==> flow/design.v <==
module Final_AXI_to_APB_Bridge #(
    parameter AXI_ADDR_WIDTH    = 32,
    parameter AXI_DATA_WIDTH    = 32,
    parameter AXI_MAX_BURST_LEN = 8,
    parameter AXI_BURST_WIDTH   = 2,
    parameter AXI_SIZE_WIDTH    = 3,
    parameter APB_ADDR_WIDTH    = 32,
    parameter APB_DATA_WIDTH    = 32
)(
    input  [AXI_ADDR_WIDTH-1:0]    AWADDR,
    input  [AXI_BURST_WIDTH-1:0]   AWBURST,
    input  [AXI_MAX_BURST_LEN-1:0] AWLEN,
    input                          AWVALID,
    output                         AWREADY,
    input  [AXI_ADDR_WIDTH-1:0]    ARADDR,
    input  [AXI_BURST_WIDTH-1:0]   ARBURST,
    input  [AXI_MAX_BURST_LEN-1:0] ARLEN,
    input                          ARVALID,
    output                         ARREADY,
    input  [AXI_DATA_WIDTH-1:0]    WDATA,
    input                          WVALID,
    input                          WLAST,
    input  [AXI_DATA_WIDTH/8-1:0]  WSTRB,
    output                         WREADY,
    output [AXI_DATA_WIDTH-1:0]    RDATA,
    output [1:0]                   RRESP,
    output                         RVALID,
    output                         RLAST,
    input                          RREADY,
    output [1:0]                   BRESP,
    output                         BVALID,
    input                          BREADY,
    input                          ACLK,
    input                          ARESETn,
    output [APB_ADDR_WIDTH-1:0]    PADDR,
    output                         PWRITE,
    output                         PSEL1,
    output                         PSEL2,
    output                         PSEL3,
    output                         PSEL4,
    output                         PENABLE,
    output [APB_DATA_WIDTH-1:0]    PWDATA,
    input  [APB_DATA_WIDTH-1:0]    PRDATA,
    input                          PREADY
);
    localparam [12:0] IDLE_WRITE        = 13'b0000000000001;
    localparam [12:0] READ_SETUP_M      = 13'b0000000000010;
    localparam [12:0] READ_SETUP_S      = 13'b0000000000100;
    localparam [12:0] READ_ACCESS_S     = 13'b0000000001000;
    localparam [12:0] READ_PREACCESS_M  = 13'b0000000010000;
    localparam [12:0] READ_ACCESS_M     = 13'b0000000100000;
    localparam [12:0] WRITE_SETUP_M     = 13'b0000001000000;
    localparam [12:0] WRITE_PREACCESS_M = 13'b0000010000000;
    localparam [12:0] WRITE_ACCESS_M    = 13'b0000100000000;
    localparam [12:0] WRITE_TERMINATE   = 13'b0001000000000;
    localparam [12:0] WRITE_SETUP_S     = 13'b0010000000000;
    localparam [12:0] WRITE_ACCESS_S    = 13'b0100000000000;
    localparam [12:0] IDLE_READ         = 13'b1000000000000;
    localparam READ_PRIORITY  = 1'b0;
    localparam WRITE_PRIORITY = 1'b1;
    reg  [12:0] current_state_write, next_state_write;
    reg  [12:0] current_state_read,  next_state_read;
    reg         current_arbiter_state, next_arbiter_state;
    reg  [AXI_MAX_BURST_LEN:0] Length_Of_Burst_Subordinate_write, Length_Of_Burst_Subordinate_write_next;
    reg  [AXI_MAX_BURST_LEN:0] Length_Of_Burst_Manager_write,     Length_Of_Burst_Manager_write_next;
    reg  [AXI_ADDR_WIDTH-1:0]  Address_Hold_Reg_write,            Address_Hold_Reg_write_next;
    reg  [AXI_ADDR_WIDTH-1:0]  Memory_Aligner_write,              Memory_Aligner_write_next;
    reg  [AXI_DATA_WIDTH-1:0]  write_buf;         
    reg  [APB_DATA_WIDTH-1:0]  pwdata_q, pwdata_c;
    reg                        wen_q, wen_c;      
    reg  [AXI_MAX_BURST_LEN:0] Length_Of_Burst_Subordinate_read, Length_Of_Burst_Subordinate_read_next;
    reg  [AXI_MAX_BURST_LEN:0] Length_Of_Burst_Manager_read,     Length_Of_Burst_Manager_read_next;
    reg  [AXI_ADDR_WIDTH-1:0]  Address_Hold_Reg_read,            Address_Hold_Reg_read_next;
    reg  [APB_DATA_WIDTH-1:0]  read_buf;          
    reg  [AXI_DATA_WIDTH-1:0]  rdata_q, rdata_c;
    reg                        ren_q, ren_c;      
    reg                        last_q, last_c;
    always @(*) begin
        next_arbiter_state = current_arbiter_state;
        case (current_arbiter_state)
            WRITE_PRIORITY: if (AWVALID && !ARVALID) next_arbiter_state = READ_PRIORITY;
            READ_PRIORITY:  if (ARVALID && !AWVALID) next_arbiter_state = WRITE_PRIORITY;
        endcase
    end
    wire addr_conflict = (AWADDR == ARADDR) ||
                         ((AWADDR <= 50) && (ARADDR <= 50)) ||
                         ((AWADDR >= 51) && (ARADDR >= 51) && (AWADDR <= 10) && (ARADDR <= 100)) ||
                         ((AWADDR >= 101) && (ARADDR >= 101) && (AWADDR <= 150) && (ARADDR <= 150)) ||
                         ((AWADDR >= 151) && (ARADDR >= 151) && (AWADDR <= 200) && (ARADDR <= 200));
    always @(posedge ACLK or negedge ARESETn) begin
        if (!ARESETn) begin
            current_arbiter_state             <= WRITE_PRIORITY;
            current_state_write               <= IDLE_WRITE;
            current_state_read                <= IDLE_READ;
            Length_Of_Burst_Manager_read      <= 0;
            Length_Of_Burst_Subordinate_read  <= 0;
            Length_Of_Burst_Manager_write     <= 0;
            Length_Of_Burst_Subordinate_write <= 0;
            Address_Hold_Reg_write            <= 0;
            Address_Hold_Reg_read             <= 0;
            Memory_Aligner_write              <= 0;
            wen_q                             <= 1'b0;
            ren_q                             <= 1'b0;
            last_q                            <= 1'b0;
        end else begin
            current_arbiter_state <= next_arbiter_state;
            if (current_arbiter_state == WRITE_PRIORITY && addr_conflict)
                current_state_write <= IDLE_WRITE;
            else
                current_state_write <= next_state_write;
            current_state_read                <= next_state_read;
            Length_Of_Burst_Manager_read      <= Length_Of_Burst_Manager_read_next;
            Length_Of_Burst_Subordinate_read  <= Length_Of_Burst_Subordinate_read_next;
            Length_Of_Burst_Manager_write     <= Length_Of_Burst_Manager_write_next;
            Length_Of_Burst_Subordinate_write <= Length_Of_Burst_Subordinate_write_next;
            Address_Hold_Reg_write            <= Address_Hold_Reg_write_next;
            Address_Hold_Reg_read             <= Address_Hold_Reg_read_next;
            Memory_Aligner_write              <= Memory_Aligner_write_next;
            wen_q                             <= wen_c;
            ren_q                             <= ren_c;
            last_q                            <= last_c;
        end
    end
    always @(posedge ACLK) begin
        pwdata_q <= pwdata_c;
        rdata_q  <= rdata_c;
        if (current_state_write == WRITE_ACCESS_M && Length_Of_Burst_Manager_write != 0)
            write_buf <= WDATA;
        if (current_state_read == READ_ACCESS_S && Length_Of_Burst_Subordinate_read != 0)
            read_buf <= PRDATA;
    end
    always @(*) begin
        next_state_write                       = current_state_write;
        Address_Hold_Reg_write_next            = Address_Hold_Reg_write;
        Length_Of_Burst_Manager_write_next     = Length_Of_Burst_Manager_write;
        Length_Of_Burst_Subordinate_write_next = Length_Of_Burst_Subordinate_write;
        Memory_Aligner_write_next              = Memory_Aligner_write;
        pwdata_c                               = pwdata_q;
        wen_c                                  = wen_q;
        case (current_state_write)
            IDLE_WRITE: begin
                pwdata_c                               = 0;
                wen_c                                  = 1'b0;
                Address_Hold_Reg_write_next            = 0;
                Length_Of_Burst_Manager_write_next     = 0;
                Length_Of_Burst_Subordinate_write_next = 0;
                Memory_Aligner_write_next              = 0;
                next_state_write = AWVALID ? WRITE_SETUP_M : IDLE_WRITE;
            end
            WRITE_SETUP_M: begin
                if (AWVALID) begin
                    Address_Hold_Reg_write_next            = AWADDR;
                    Length_Of_Burst_Subordinate_write_next = AWLEN + 1;
                    Length_Of_Burst_Manager_write_next     = AWLEN + 1;
                    Memory_Aligner_write_next              = AWADDR;
                    next_state_write = WRITE_PREACCESS_M;
                end else
                    next_state_write = IDLE_WRITE;
            end
            WRITE_PREACCESS_M: begin
                next_state_write = WVALID ? WRITE_ACCESS_M : WRITE_PREACCESS_M;
            end
            WRITE_ACCESS_M: begin
                if (Length_Of_Burst_Manager_write != 0) begin
                    if (WLAST || Length_Of_Burst_Manager_write == 1)
                        next_state_write = WRITE_TERMINATE;
                    else
                        next_state_write = WRITE_SETUP_S;
                    case (AWBURST)
                        2'b00: Address_Hold_Reg_write_next = AWADDR;
                        2'b01: Address_Hold_Reg_write_next = Address_Hold_Reg_write + 4;
                        2'b10: begin
                            Address_Hold_Reg_write_next = Address_Hold_Reg_write + 4;
                            if (Address_Hold_Reg_write >= AWADDR + AWLEN*4)
                                Address_Hold_Reg_write_next = AWADDR;
                        end
                        default: Address_Hold_Reg_write_next = AWADDR;
                    endcase
                    Length_Of_Burst_Manager_write_next = Length_Of_Burst_Manager_write - 1;
                end else
                    next_state_write = WRITE_TERMINATE;
            end
            WRITE_TERMINATE: begin
                next_state_write = BREADY ? WRITE_SETUP_S : WRITE_TERMINATE;
            end
            WRITE_SETUP_S: begin
                next_state_write = WRITE_ACCESS_S;
                pwdata_c         = write_buf;
                wen_c            = 1'b1;
            end
            WRITE_ACCESS_S: begin
                if (PREADY && Length_Of_Burst_Subordinate_write != 0) begin
                    if (Length_Of_Burst_Subordinate_write == 1)
                        next_state_write = IDLE_WRITE;
                    else
                        next_state_write = WRITE_ACCESS_M;
                    case (AWBURST)
                        2'b01: Memory_Aligner_write_next = Memory_Aligner_write + 4;
                        2'b10: begin
                            Memory_Aligner_write_next = Memory_Aligner_write + 4;
                            if (Memory_Aligner_write >= AWADDR + AWLEN*2)
                                Memory_Aligner_write_next = AWADDR;
                        end
                        default: Memory_Aligner_write_next = Memory_Aligner_write;
                    endcase
                    Length_Of_Burst_Subordinate_write_next = Length_Of_Burst_Subordinate_write - 1;
                end
            end
            default: next_state_write = IDLE_WRITE;
        endcase
    end
    always @(*) begin
        next_state_read                       = current_state_read;
        Address_Hold_Reg_read_next            = Address_Hold_Reg_read;
        Length_Of_Burst_Subordinate_read_next = Length_Of_Burst_Subordinate_read;
        Length_Of_Burst_Manager_read_next     = Length_Of_Burst_Manager_read;
        rdata_c                               = rdata_q;
        ren_c                                 = ren_q;
        last_c                                = last_q;
        case (current_state_read)
            IDLE_READ: begin
                rdata_c                               = 0;
                ren_c                                 = ARVALID;
                last_c                                = 1'b0;
                Address_Hold_Reg_read_next            = 0;
                Length_Of_Burst_Subordinate_read_next = 0;
                Length_Of_Burst_Manager_read_next     = 0;
                next_state_read = ARVALID ? READ_SETUP_M : IDLE_READ;
            end
            READ_SETUP_M: begin
                if (ARVALID) begin
                    Address_Hold_Reg_read_next            = ARADDR;
                    Length_Of_Burst_Subordinate_read_next = ARLEN + 1;
                    Length_Of_Burst_Manager_read_next     = ARLEN + 1;
                    next_state_read = READ_SETUP_S;
                end else
                    next_state_read = IDLE_READ;
            end
            READ_SETUP_S: begin
                next_state_read = PREADY ? READ_ACCESS_S : READ_SETUP_S;
            end
            READ_ACCESS_S: begin
                if (Length_Of_Burst_Subordinate_read != 0) begin
                    case (ARBURST)
                        2'b01: Address_Hold_Reg_read_next = Address_Hold_Reg_read + 4;
                        2'b10: begin
                            Address_Hold_Reg_read_next = Address_Hold_Reg_read + 4;
                            if (Address_Hold_Reg_read >= ARADDR + ARLEN*2)
                                Address_Hold_Reg_read_next = ARADDR;
                        end
                        default: Address_Hold_Reg_read_next = Address_Hold_Reg_read;
                    endcase
                    Length_Of_Burst_Subordinate_read_next = Length_Of_Burst_Subordinate_read - 1;
                    next_state_read = READ_PREACCESS_M;
                end else
                    next_state_read = READ_ACCESS_M;
            end
            READ_PREACCESS_M: begin
                next_state_read = RREADY ? READ_ACCESS_M : READ_PREACCESS_M;
            end
            READ_ACCESS_M: begin
                if (Length_Of_Burst_Manager_read != 0) begin
                    if (Length_Of_Burst_Manager_read == 1) begin
                        last_c          = 1'b1;
                        next_state_read = IDLE_READ;
                    end else
                        next_state_read = READ_ACCESS_S;
                    rdata_c = read_buf;
                    Length_Of_Burst_Manager_read_next = Length_Of_Burst_Manager_read - 1;
                end else
                    next_state_read = IDLE_READ;
            end
            default: next_state_read = IDLE_READ;
        endcase
    end
    wire apb_active = (current_state_read  == READ_SETUP_S)  ||
                      (current_state_read  == READ_ACCESS_M) ||
                      (current_state_read  == READ_ACCESS_S) ||
                      (current_state_write == WRITE_SETUP_S) ||
                      (current_state_write == WRITE_ACCESS_S);
    wire sel_on = !last_c && apb_active;
    wire write_apb = (current_state_write == WRITE_ACCESS_S) || (current_state_write == WRITE_SETUP_S);
    assign ARREADY = (current_state_read == READ_SETUP_M);
    assign PADDR   = ((wen_c || (ren_c && write_apb)) && (current_state_read != READ_ACCESS_M)) ?
                     Memory_Aligner_write : Address_Hold_Reg_read;
    assign PSEL1   = sel_on && ((Address_Hold_Reg_write <= 50) || (Address_Hold_Reg_read <= 50));
    assign PSEL2   = sel_on && ((Address_Hold_Reg_write >= 51  && Address_Hold_Reg_write <= 100) ||
                                (Address_Hold_Reg_read  >= 51  && Address_Hold_Reg_read  <= 100));
    assign PSEL3   = sel_on && ((Address_Hold_Reg_write >= 101 && Address_Hold_Reg_write <= 150) ||
                                (Address_Hold_Reg_read  >= 101 && Address_Hold_Reg_read  <= 150));
    assign PSEL4   = sel_on && ((Address_Hold_Reg_write >= 151 && Address_Hold_Reg_write <= 200) ||
                                (Address_Hold_Reg_read  >= 151 && Address_Hold_Reg_read  <= 200));
    assign PWRITE  = write_apb;
    assign PENABLE = (current_state_read == READ_ACCESS_S) || (current_state_write == WRITE_ACCESS_S);
    assign PWDATA  = pwdata_c;
    assign RDATA   = rdata_c;
    assign RRESP   = last_c ? 2'd0 : 2'd1;
    assign RLAST   = (RRESP != 2'd0) && last_c && RREADY;
    assign RVALID  = (current_state_read == READ_ACCESS_M);
    assign AWREADY = (current_state_write == WRITE_SETUP_M);
    assign WREADY  = (current_state_write == WRITE_ACCESS_M);
    assign BVALID  = (current_state_write == WRITE_TERMINATE);
    assign BRESP   = (current_state_write == WRITE_TERMINATE) ? 2'd0 : 2'd1;
endmodule
# Tool chain data of Final_AXI_to_APB_Bridge
# Tool output for the design above, in the order of the flow.
# Line numbers count from 1 in the design file above.
# Library cell names are shortened.
# Not given: -
[design]
top = "Final_AXI_to_APB_Bridge"
clock = "ACLK"
cell_library = "sky130hd"
pvt_corner = "tt_025C_1v80"

# Elaborated design
# Source: Yosys, flattened and elaborated, memories not mapped. Widths are those after wreduce. Registers that Yosys merges into a memory's read port (data or address) are not register bits. Print and check cells do not count. Equal cells are merged and count once.
[word_totals]
reg_bits = 290
input_bits = 161
output_inout_bits = 112
elab_cells = 213
[classes]
add_sub_neg = 12
compare = 31
equal = 31
muxes = 56
n_logic = 1
reduce_logical = 65
[ops]
columns = ["op", "count"]
rows = [
  ["32-bit two-way mux", 10],
  ["32-bit case mux with 2-bit select", 5],
  ["32-bit case mux with 3-bit select", 3],
  ["32-bit by 8-bit <= comparator with 1-bit output (second input constant)", 8],
  ["32-bit by 6-bit >= comparator with 1-bit output (second input constant)", 4],
  ["32-bit by 6-bit <= comparator with 1-bit output (second input constant)", 4],
  ["32-bit by 7-bit >= comparator with 1-bit output (second input constant)", 4],
  ["32-bit by 8-bit >= comparator with 1-bit output (second input constant)", 4],
  ["9-bit case mux with 3-bit select", 4],
  ["32-bit by 3-bit adder with 32-bit output (second input constant)", 3],
  ["32-bit >= comparator", 3],
  ["32-bit by 7-bit <= comparator with 1-bit output (second input constant)", 3],
  ["13-bit case mux with 7-bit select", 1],
  ["13-bit case mux with 6-bit select", 1],
  ["13-bit two-way mux", 6],
  ["9-bit two-way mux", 8],
  ["32-bit by 9-bit adder with 32-bit output", 2],
  ["9-bit by 1-bit subtractor with 9-bit output (second input constant)", 4],
  ["9-bit nonzero test", 4],
  ["11-bit two-way mux", 3],
  ["32-bit by 10-bit adder with 32-bit output", 1],
  ["32-bit equality test", 1],
  ["32-bit by 4-bit <= comparator with 1-bit output (second input constant)", 1],
  ["1-bit logical AND", 31],
  ["9-bit by 1-bit equality test with 1-bit output (second input constant)", 3],
  ["8-bit by 1-bit adder with 9-bit output (second input constant)", 2],
  ["1-bit logical OR", 16],
  ["13-bit by 1-bit equality test with 1-bit output (second input constant)", 1],
]
# Not listed: further kinds 29, cells in them 56.

# Depth
# Yosys ltp: most cells in a row. Word level: on the elaborated netlist, between registers, memories and ports. Mapped: between sequential cells and ports; inverters and the memories' decode and read muxes count.
[depth]
ltp_word = 9
ABC_AREA = 0
depth_mapped = 21
depth_no_buf = 19

# Netlist
# The flow's flattened synthesis, as Yosys stat reports it; memories are mapped. The netlist is that of the ABC_AREA named above (0 if unset); the other value can give another one.
# The area totals of this step are shown rounded.
[mapped]
cells = 2112
yosys_area_mm2 = 0.019
seq_area_mm2 = 0.00694
flip_flops = 277
buf_cells = 127
[types]
columns = ["cell", "count", "area_total_um2"]
rows = [
  ["dfrtp_1", 146, 3.65E+03],
  ["edfxtp_1", 64, 1.92E+03],
  ["ha_1", 142, 1.78E+03],
  ["dfxtp_1", 64, 1.28E+03],
  ["nand2_1", 228, 855.821],
  ["xnor2_1", 81, 709.43],
  ["a221o_1", 59, 590.566],
  ["a22o_1", 66, 578.054],
  ["xor2_1", 64, 560.538],
  ["a21oi_1", 108, 540.518],
  ["o21ai_0", 97, 485.466],
  ["nor2_1", 128, 480.461],
  ["nand3_1", 94, 470.451],
  ["nor3_1", 76, 380.365],
  ["mux2_2", 30, 337.824],
  ["clkbuf_1", 89, 334.07],
  ["nand4_1", 52, 325.312],
  ["a21o_1", 36, 270.259],
]
# Other cell types: 65; their cells: 488.

# Timing after synthesis
# Source: OpenSTA report_checks on the synthesized netlist (no wires, ideal clock, input and output delay 20% of the period each), path of least setup slack; recovery checks are left aside. Register names are those of the netlist, which keeps one name where synthesis merged equal registers.
[synth_path]
path_kind = "input to register"
startpoint = "input ARADDR[1]"
endpoint = "register Address_Hold_Reg_read[23]"
period_ns = 6.0
input_delay_ns = 1.200
setup_ns = 0.064
t_first_pin_ns = 1.200
arrival_time_ns = 5.111
required_ns = 5.936
setup_slack_ns = 0.825
path_delay_ns = 3.975
stages = 21
path_buffers = 2
synth_period_reached_ns = 5.175
# "path_delay_ns" = arrival - input delay + setup time.
# "stages": output pins that drive a net of the path, with the launching flip-flop's if there is one; two outputs of one cell count as two.
# "synth_period_reached_ns" is the clock period less the worst setup slack; recovery checks do not enter. This is arithmetic on one report: input and output delays are still those of the set period (20% each).
# Between the ends stands the longest chain of elaborated cells between them, by number of cells; it is not shown to be the way that was timed. Of several equally long chains one is given.
# A line is the first line of the expression or statement that the cell stems from. Yosys adds cells for indexed reads and writes and turns some case tables into memories.
[synth_between]
path_cell_list = "ha_1 > fa_1 > a21o_1 > a21oi_1 > o21bai_1 > a21oi_1 > o21ai_0 > and2_1 > clkbuf_1 > nand2_1 > xor2_1 > ha_1 > a21o_1 > a21o_1 > a221oi_1 > o32ai_1 > a211oi_2 > nand2_1 > buf_2 > o311ai_1 > a21o_1"
elab_chain_cells = 6
cells_between = 6
cone_lines = 4
classes_between = "add/sub (1); compare (1); mux (4)"
[synth_rtl]
columns = ["element", "line", "source"]
rows = [
  ["start: declaration", 15, "input  [AXI_ADDR_WIDTH-1:0]    ARADDR,"],
  ["32-bit by 9-bit adder with 32-bit output", 248, "if (Address_Hold_Reg_read >= ARADDR + ARLEN*2)"],
  ["32-bit >= comparator", 248, ""],
  ["32-bit two-way mux", 248, ""],
  ["32-bit case mux with 2-bit select", 244, "case (ARBURST)"],
  ["32-bit two-way mux", 243, "if (Length_Of_Burst_Subordinate_read != 0) begin"],
  ["32-bit case mux with 3-bit select", 220, "case (current_state_read)"],
  ["end: assignment", 100, "Address_Hold_Reg_read             <= 0;"],
  ["end: assignment", 117, "Address_Hold_Reg_read             <= Address_Hold_Reg_read_next;"],
  ["end: declaration", 73, "reg  [AXI_ADDR_WIDTH-1:0]  Address_Hold_Reg_read,            Address_Hold_Reg_read_next;"],
]

# Path in the finished layout
# Path of least setup slack in the final report of run 1 (OpenROAD, finished layout, wires in). Where an end is a register, its clock arrival counts in the times.
[layout_path]
path_kind = "input to register"
startpoint = "input AWLEN[0]"
endpoint = "register Address_Hold_Reg_write[23]"
period_ns = 3.56
input_delay_ns = 0.71
setup_ns = 0.11
t_first_pin_ns = 0.71
arrival_time_ns = 4.98
required_ns = 4.06
setup_slack_ns = -0.92
stages = 23
path_buffers = 5
# Between the ends stands the longest chain of elaborated cells between them, by number of cells; it is not shown to be the way that was timed. Of several equally long chains one is given.
[layout_between]
path_cell_list = "buf_8 > ha_4 > fa_2 > a21o_1 > a21oi_2 > o21bai_1 > a21oi_2 > o21ai_4 > buf_6 > nand3_2 > xor2_1 > ha_1 > nand4_1 > or3_1 > a221o_1 > a31oi_4 > buf_6 > o41a_1 > buf_6 > or2_4 > clkbuf_16 > a21oi_2 > a221o_1"
elab_chain_cells = 6
cells_between = 6
cone_lines = 4
classes_between = "add/sub (1); compare (1); mux (4)"
[layout_rtl]
columns = ["element", "line", "source"]
rows = [
  ["start: declaration", 12, "input  [AXI_MAX_BURST_LEN-1:0] AWLEN,"],
  ["32-bit by 10-bit adder with 32-bit output", 174, "if (Address_Hold_Reg_write >= AWADDR + AWLEN*4)"],
  ["32-bit >= comparator", 174, ""],
  ["32-bit two-way mux", 174, ""],
  ["32-bit case mux with 2-bit select", 169, "case (AWBURST)"],
  ["32-bit two-way mux", 164, "if (Length_Of_Burst_Manager_write != 0) begin"],
  ["32-bit case mux with 3-bit select", 140, "case (current_state_write)"],
  ["end: assignment", 99, "Address_Hold_Reg_write            <= 0;"],
  ["end: assignment", 116, "Address_Hold_Reg_write            <= Address_Hold_Reg_write_next;"],
  ["end: declaration", 66, "reg  [AXI_ADDR_WIDTH-1:0]  Address_Hold_Reg_write,            Address_Hold_Reg_write_next;"],
]

# Final_AXI_to_APB_Bridge through Yosys and OpenROAD on sky130hd: 3 stored runs, unordered, with their settings and measured results. The constraints put input and output delay at 20% of the set period each and load the outputs with 0.01 pF.
# "achieved_period_ns" means the clock period less the worst setup slack. The figure is calculated, with input and output delays left at 20% of the set period.
# "timing.worst_path_ns" means the part of the period allowed to the worst setup path (the constraints hold back 20% at inputs and 20% at outputs) less its slack; where the path has registers, the arrival times of their clocks count too.
# Results are given in rounded form.

[[run]]
name = "run 1"
[run.settings]
CELL_PAD_IN_SITES_DETAIL_PLACEMENT = 1
CELL_PAD_IN_SITES_GLOBAL_PLACEMENT = 1
CORE_ASPECT_RATIO = 1.74
CORE_MARGIN = 5
CORE_UTILIZATION = 27
CTS_CLUSTER_SIZE = 53
PLACE_DENSITY_LB_ADDON = 0.28
SLEW_MARGIN = 20
TNS_END_PERCENT = 30
period_ns = 3.56
CAP_MARGIN = 20
[run.results]
achieved_period_ns = 4.480
finish.stdcell_area_mm2 = 0.0286
worstSetupSlack_ns = -0.920
timing.worst_path_ns = 3.77
critical_path_kind = "input to register"
yosys.chip_area_mm2 = 0.019
die_mm2 = 0.0761

[[run]]
name = "run 2"
[run.settings]
CORE_UTILIZATION = 40
PLACE_DENSITY = 0.6
period_ns = 5.82
CAP_MARGIN = 20
CORE_MARGIN = 2
SLEW_MARGIN = 20
[run.results]
achieved_period_ns = 5.449
finish.stdcell_area_mm2 = 0.0243
worstSetupSlack_ns = 0.371
timing.worst_path_ns = 4.29
critical_path_kind = "input to register"
yosys.chip_area_mm2 = 0.019
die_mm2 = 0.0494

[[run]]
name = "run 3"
[run.settings]
CORE_UTILIZATION = 40
PLACE_DENSITY = 0.6
period_ns = 3.96
CAP_MARGIN = 20
CORE_MARGIN = 2
SLEW_MARGIN = 20
[run.results]
achieved_period_ns = 4.229
finish.stdcell_area_mm2 = 0.0277
worstSetupSlack_ns = -0.269
timing.worst_path_ns = 3.44
critical_path_kind = "input to register"
yosys.chip_area_mm2 = 0.019
die_mm2 = 0.0494
